==> flow/design.v <==
module HW3_FPMUL_754SP(Clk, Rst, St, FPmplier, FPmcand, Done, Ovf, Unf, FPproduct);
	input Clk, Rst, St;
	input [31:0] FPmplier, FPmcand;
	output reg [31:0] FPproduct;
	output reg Ovf, Unf, Done;
	wire [47:0] mult_out;
	wire [8:0] expo_out;		 
	reg [22:0] F;
	reg [8:0] E, E_biased;
	reg S;
	reg [1:0] state;
	assign mult_out = ({1'b1, FPmplier[22:0]}) * ({1'b1, FPmcand[22:0]});
	assign expo_out = (FPmplier[30:23] - 8'd127) + (FPmcand[30:23] - 8'd127);
	always @ (posedge Clk)	begin
		Done <= 1'b0;
		Ovf <= 1'b0;
		Unf <= 1'b0;
		if(Rst == 1'b1) begin
			state <= 2'b00;
		end
		else
		case(state)
			0: begin
				if(St == 1'b0)
					state <= 2'b00;
				else
					state <= 2'b01;
			end
			1: begin
				state <= 2'b10;
				S <= FPmplier[31] ^ FPmcand[31];
				if(FPmplier == 32'b0 || FPmcand == 32'b0) begin
					E <= 9'b0;
					E_biased <= 9'b0;
					F <= mult_out[45:23];
				end
				else if(mult_out[47] == 1'b1) begin
					E <= expo_out + 9'b1;
					E_biased <= expo_out + 9'd128;
					F <= mult_out[46:24];
				end
				else begin
					E <= expo_out;
					E_biased <= expo_out + 9'd127;
					F <= mult_out[45:23];
				end
			end
			2: begin
				state <= 2'b0;
				Done <= 1'b1;
				if(E_biased > 8'b11111110)
					Ovf <= 1'b1;
				if(E_biased < 8'b00000001)
					Unf <= 1'b1;
				FPproduct <= {S, E_biased[7:0], F};
			end
			default: begin
				if(St == 1'b0)
					state <= 2'b00;
				else
					state <= 2'b01;
			end
		endcase
	end
endmodule
; Step by step through the tools: HW3_FPMUL_754SP
; Tool output for the design above before and after an edit, in the order of the flow.
; Lines under "before" count in the file above, lines under "after" in the edited file.
; "diff": "after" minus "before" as printed here. "change_rel_pct": 100 x difference / "before".
; Operators: Yosys type, input widths -> output width; for muxes data width and select width s.
; Library cell names are shortened.
; A cell with - has no value.
[design]
top = HW3_FPMUL_754SP
clock = Clk
lib = sky130hd
lib_corner = tt_025C_1v80

; Diff
; Unified diff, file above to edited file.
; The edit is scripted: it alters the design's behaviour and was not made to optimise anything.
; begin of diff
@@ -6,5 +6,5 @@
 	wire [47:0] mult_out;
 	wire [8:0] expo_out;		 
-	reg [22:0] F;
+	reg [33:0] F;
 	reg [8:0] E, E_biased;
 	reg S;
; end of diff

; Word-level counts
; Source: Yosys, flattened and elaborated, memories not mapped. Widths are those after wreduce. Registers that Yosys merges into a memory's read port (data or address) are not register bits. Print and check cells do not count. Equal cells are merged and count once.
[bits]
columns = item, before, after, diff, change_rel_pct
row1 = ff_bits, 70, 69, -1, -1.43
row2 = output_inout_bits, 35, 35, 0, 0.00
row3 = wordCells, 35, 33, -2, -5.71
row4 = inputBits, 67, 67, 0, 0.00
[classes]
columns = item, before, after, diff, change_rel_pct
row1 = multipliers, 1, 1, 0, 0.00
row2 = n_reduce_logical, 6, 6, 0, 0.00
row3 = logic, 3, 2, -1, -33.33
row4 = n_cmp, 2, 2, 0, 0.00
row5 = eq_ne, 2, 2, 0, 0.00
row6 = mux, 8, 8, 0, 0.00
row7 = addsub, 5, 5, 0, 0.00
[ops]
columns = cell, before, after, diff, change_rel_pct
row1 = $xor 1x1->1, 1, 0, -1, -100.00
row2 = $mux 1, 4, 4, 0, 0.00
row3 = $logic_not 32->1, 2, 2, 0, 0.00
row4 = $mux 23, 2, 2, 0, 0.00
row5 = $not 1->1, 2, 2, 0, 0.00
row6 = $reduce_and 2->1, 2, 2, 0, 0.00
row7 = $sub 8x7->9 const B, 2, 2, 0, 0.00
row8 = $add 9x7->9 const B, 1, 1, 0, 0.00
row9 = $add 9x8->9 const B, 1, 1, 0, 0.00
row10 = $add 9x9->9, 1, 1, 0, 0.00
row11 = $eq 2x1->1 const B, 1, 1, 0, 0.00
row12 = $eq 2x2->1 const B, 1, 1, 0, 0.00
row13 = $gt 9x8->1 const B, 1, 1, 0, 0.00
row14 = $logic_or 1x1->1, 1, 1, 0, 0.00
row15 = $lt 9x1->1 const B, 1, 1, 0, 0.00
row16 = $mul 24x24->48, 1, 1, 0, 0.00
row17 = $mux 9, 1, 1, 0, 0.00
row18 = $pmux 2 s2, 1, 1, 0, 0.00
row19 = $reduce_or 2->1, 1, 1, 0, 0.00

; Logic depth
; Yosys ltp: most cells in a row. Word level: on the elaborated netlist, between registers, memories and ports. Mapped: between sequential cells and ports; inverters and the memories' decode and read muxes count.
[depth]
columns = item, before, after, diff, change_rel_pct
row1 = word_depth, 4, 4, 0, 0.00
row2 = ABC_AREA, 0, 0, -, -
row3 = ltp_mapped, 27, 27, 0, 0.00
row4 = depth_no_buf, 25, 25, 0, 0.00

; Netlist
; Source: synth_stat.txt of the flow (Yosys; design flattened, memories mapped). It holds for the ABC_AREA given above (unset counts as 0); a run with the other value may have another netlist.
[synth_totals]
columns = item, before, after, diff, change_rel_pct
row1 = area_um2, 21753.4, 21515.6, -237.8, -1.09
row2 = ffs, 71, 61, -10, -14.08
row3 = sequential_area_um2, 2072.0, 1771.7, -300.3, -14.49
row4 = n_buf, 103, 112, 9, 8.74
row5 = stdcells, 2355, 2354, -1, -0.04
[by_type]
columns = type, before, after, diff, change_rel_pct
row1 = edfxtp_1, 65, 55, -10, -15.38
row2 = buf_4, 2, 11, 9, 450.00
row3 = xor2_1, 12, 11, -1, -8.33
row4 = conb_1, 0, 1, 1, -
row5 = inv_1, 600, 600, 0, 0.00
row6 = fa_1, 482, 482, 0, 0.00
row7 = nand2_1, 296, 296, 0, 0.00
row8 = and2_1, 241, 241, 0, 0.00
row9 = ha_1, 185, 185, 0, 0.00
row10 = clkbuf_1, 90, 90, 0, 0.00
row11 = nor2_1, 64, 64, 0, 0.00
row12 = a21oi_1, 48, 48, 0, 0.00
row13 = o21ai_0, 25, 25, 0, 0.00
row14 = nor4_1, 24, 24, 0, 0.00
row15 = xnor2_1, 24, 24, 0, 0.00
row16 = nand3_1, 22, 22, 0, 0.00
row17 = a21o_1, 15, 15, 0, 0.00
row18 = mux2_2, 14, 14, 0, 0.00
; The list need not be complete.

; Timing after synthesis
; OpenSTA on the mapped netlist: ideal clock, no wires. The path of least setup slack (recovery checks aside). Input and output delay are each 20% of the period. Register names are those of the netlist, which keeps one name where synthesis merged equal registers.
[synth_timing]
columns = item, before, after, diff, change_rel_pct
row1 = path_type, input to register, input to register, -, -
row2 = start, in FPmcand[12], in FPmcand[12], -, -
row3 = end, reg F[18], reg F[18], -, -
row4 = t_required_ps, 8340, 8340, 0, 0.00
row5 = arrival_ps, 8027, 8027, 0, 0.00
row6 = setup_ps, 260, 260, 0, -
row7 = n_path_buf, 1, 1, 0, 0.00
row8 = delay_ps, 6567, 6567, 0, 0.00
row9 = in_delay_ps, 1720, 1720, 0, 0.00
row10 = clock_period_ps, 8600, 8600, 0, 0.00
row11 = path_slack_ps, 313, 313, 0, -
row12 = launch_ps, 1720, 1720, 0, 0.00
row13 = path_stages, 26, 26, 0, 0.00
row14 = period_less_setup_slack_ps, 8287, 8287, 0, 0.00
; "delay_ps" = arrival - input delay + setup time.
; "path_stages" counts driving pins, that of a launching flip-flop among them; a cell with two outputs on the path counts twice.
; "period_less_setup_slack_ps" = period - worst setup slack (recovery checks aside). The figure is calculated, with input and output delays left at 20% of the set period.
; Between the ends stands the longest chain of elaborated cells between them, by number of cells; it is not shown to be the way that was timed. Of several equally long chains one is given.
; Each line given opens the expression or statement behind the cell; cells for indexed reads and writes are added by Yosys, which also makes memories of some case tables.
; At most two assigning lines are given for a register; there are more.
[synth_between_before]
cell_sequence = clkbuf_1 -> inv_1 -> nor2_1 -> fa_1 -> inv_1 -> fa_1 -> inv_1 -> fa_1 -> inv_1 -> fa_1 -> inv_1 -> fa_1 -> fa_1 -> inv_1 -> fa_1 -> inv_1 -> ha_1 -> a21oi_1 -> o21ai_0 -> and2_1 -> o311a_1 -> a2111oi_1 -> o31ai_1 -> a21o_1 -> xor2_1 -> mux2_2
elab_chain_len = 3
cone_cells = 5
lines_between = 3
classes_between = mul: 1; mux: 2; reduce/logical: 2
[synth_lines_before]
columns = item, line
row1 = start: declaration, 3  ; input [31:0] FPmplier, FPmcand;
row2 = $mul 24x24->48, 12  ; assign mult_out = ({1'b1, FPmplier[22:0]}) * ({1'b1, FPmcand[22:0]});
row3 = $mux 23, 37  ; else if(mult_out[47] == 1'b1) begin
row4 = $mux 23, 32  ; if(FPmplier == 32'b0 || FPmcand == 32'b0) begin
row5 = end: assignment, 35  ; F <= mult_out[45:23];
row6 = end: assignment, 40  ; F <= mult_out[46:24];
row7 = end: declaration, 8  ; reg [22:0] F;
[synth_between_after]
cell_sequence = clkbuf_1 -> inv_1 -> nor2_1 -> fa_1 -> inv_1 -> fa_1 -> inv_1 -> fa_1 -> inv_1 -> fa_1 -> inv_1 -> fa_1 -> fa_1 -> inv_1 -> fa_1 -> inv_1 -> ha_1 -> a21oi_1 -> o21ai_0 -> and2_1 -> o311a_1 -> a2111oi_1 -> o31ai_1 -> a21o_1 -> xor2_1 -> mux2_2
elab_chain_len = 3
cone_cells = 5
lines_between = 3
classes_between = mul: 1; mux: 2; reduce/logical: 2
[synth_lines_after]
columns = item, line
row1 = start: declaration, 3  ; input [31:0] FPmplier, FPmcand;
row2 = $mul 24x24->48, 12  ; assign mult_out = ({1'b1, FPmplier[22:0]}) * ({1'b1, FPmcand[22:0]});
row3 = $mux 23, 37  ; else if(mult_out[47] == 1'b1) begin
row4 = $mux 23, 32  ; if(FPmplier == 32'b0 || FPmcand == 32'b0) begin
row5 = end: assignment, 35  ; F <= mult_out[45:23];
row6 = end: assignment, 40  ; F <= mult_out[46:24];

; Timing after layout
; From the final timing report of each run of set A: the path of least setup slack in the routed layout; clock arrival at registers is part of the times.
; The path's times are printed in steps of 10 ps; the period is the one set.
[layout_timing]
columns = item, before, after, diff, change_rel_pct
row1 = path_type, input to register, input to register, -, -
row2 = start, in FPmcand[16], in FPmplier[20], -, -
row3 = end, reg F[18], reg F[22], -, -
row4 = t_required_ps, 8580, 8590, 10, 0.12
row5 = launch_ps, 1700, 1700, 0, 0.00
row6 = clock_period_ps, 8510, 8510, 0, 0.00
row7 = in_delay_ps, 1700, 1700, 0, 0.00
row8 = arrival_ps, 8420, 8420, 0, 0.00
row9 = path_stages, 26, 27, 1, 3.85
row10 = setup_ps, 250, 250, 0, -
row11 = path_slack_ps, 160, 170, 10, -
row12 = n_path_buf, 5, 6, 1, 20.00
; Between the ends stands the longest chain of elaborated cells between them, by number of cells; it is not shown to be the way that was timed. Of several equally long chains one is given.
; At most two assigning lines are given for a register; there are more.
[layout_between_before]
cell_sequence = dlygate4sd2_1 -> buf_4 -> buf_12 -> nand2_1 -> fa_1 -> inv_1 -> fa_1 -> fa_1 -> fa_1 -> fa_1 -> fa_1 -> inv_1 -> fa_1 -> inv_1 -> ha_4 -> a21o_1 -> a21o_1 -> a21oi_2 -> o211ai_1 -> buf_4 -> a2111oi_4 -> o31ai_2 -> buf_4 -> a21o_1 -> xor2_1 -> mux2_2
elab_chain_len = 3
cone_cells = 5
lines_between = 3
classes_between = mul: 1; mux: 2; reduce/logical: 2
[layout_lines_before]
columns = item, line
row1 = start: declaration, 3  ; input [31:0] FPmplier, FPmcand;
row2 = $mul 24x24->48, 12  ; assign mult_out = ({1'b1, FPmplier[22:0]}) * ({1'b1, FPmcand[22:0]});
row3 = $mux 23, 37  ; else if(mult_out[47] == 1'b1) begin
row4 = $mux 23, 32  ; if(FPmplier == 32'b0 || FPmcand == 32'b0) begin
row5 = end: assignment, 35  ; F <= mult_out[45:23];
row6 = end: assignment, 40  ; F <= mult_out[46:24];
row7 = end: declaration, 8  ; reg [22:0] F;
[layout_between_after]
cell_sequence = clkdlybuf4s50_1 -> buf_6 -> buf_12 -> buf_4 -> and2_1 -> fa_1 -> fa_1 -> inv_1 -> fa_2 -> fa_2 -> inv_1 -> fa_2 -> fa_1 -> inv_1 -> fa_1 -> inv_1 -> ha_4 -> nand2_4 -> nor4_1 -> buf_4 -> o311a_1 -> a2111oi_4 -> buf_4 -> o31ai_4 -> a211oi_2 -> xnor2_1 -> mux2_4
elab_chain_len = 3
cone_cells = 5
lines_between = 3
classes_between = mul: 1; mux: 2; reduce/logical: 2
[layout_lines_after]
columns = item, line
row1 = start: declaration, 3  ; input [31:0] FPmplier, FPmcand;
row2 = $mul 24x24->48, 12  ; assign mult_out = ({1'b1, FPmplier[22:0]}) * ({1'b1, FPmcand[22:0]});
row3 = $mux 23, 37  ; else if(mult_out[47] == 1'b1) begin
row4 = $mux 23, 32  ; if(FPmplier == 32'b0 || FPmcand == 32'b0) begin
row5 = end: assignment, 35  ; F <= mult_out[45:23];
row6 = end: assignment, 40  ; F <= mult_out[46:24];

; Flow runs
; Runs of the flow (Yosys, OpenROAD) on both versions; the two runs of a pair have the same settings. The constraints put input and output delay at 20% of the set period each and load the outputs with 0.01 pF.
[flow_settings_set_A]
period_ns = 8.51
CAP_MARGIN = 20
CORE_MARGIN = 2
CORE_UTILIZATION = 40
SLEW_MARGIN = 20
[measured_set_A]
columns = item, before, after, diff, change_rel_pct
row1 = final_setup_tns_ps, 0, 0, 0, -
row2 = finish.utilization_pct, 51.1, 50.7, -0.4, -
row3 = design.die.area_um2, 56263.8, 55660.6, -603.2, -1.07
row4 = period_less_ws_ps, 8353, 8340, -13, -0.16
row5 = setup_ws_ps, 157, 170, 13, -
row6 = fin_hold_ws_ps, 416, 415, -1, -
row7 = post_synth_area_um2, 21753.4, 21515.6, -237.8, -1.09
row8 = cell_area_final_um2, 27491.4, 27124.8, -366.6, -1.33
; "period_less_ws_ps" = clock period - worst setup slack. The figure is calculated, with input and output delays left at 20% of the set period.
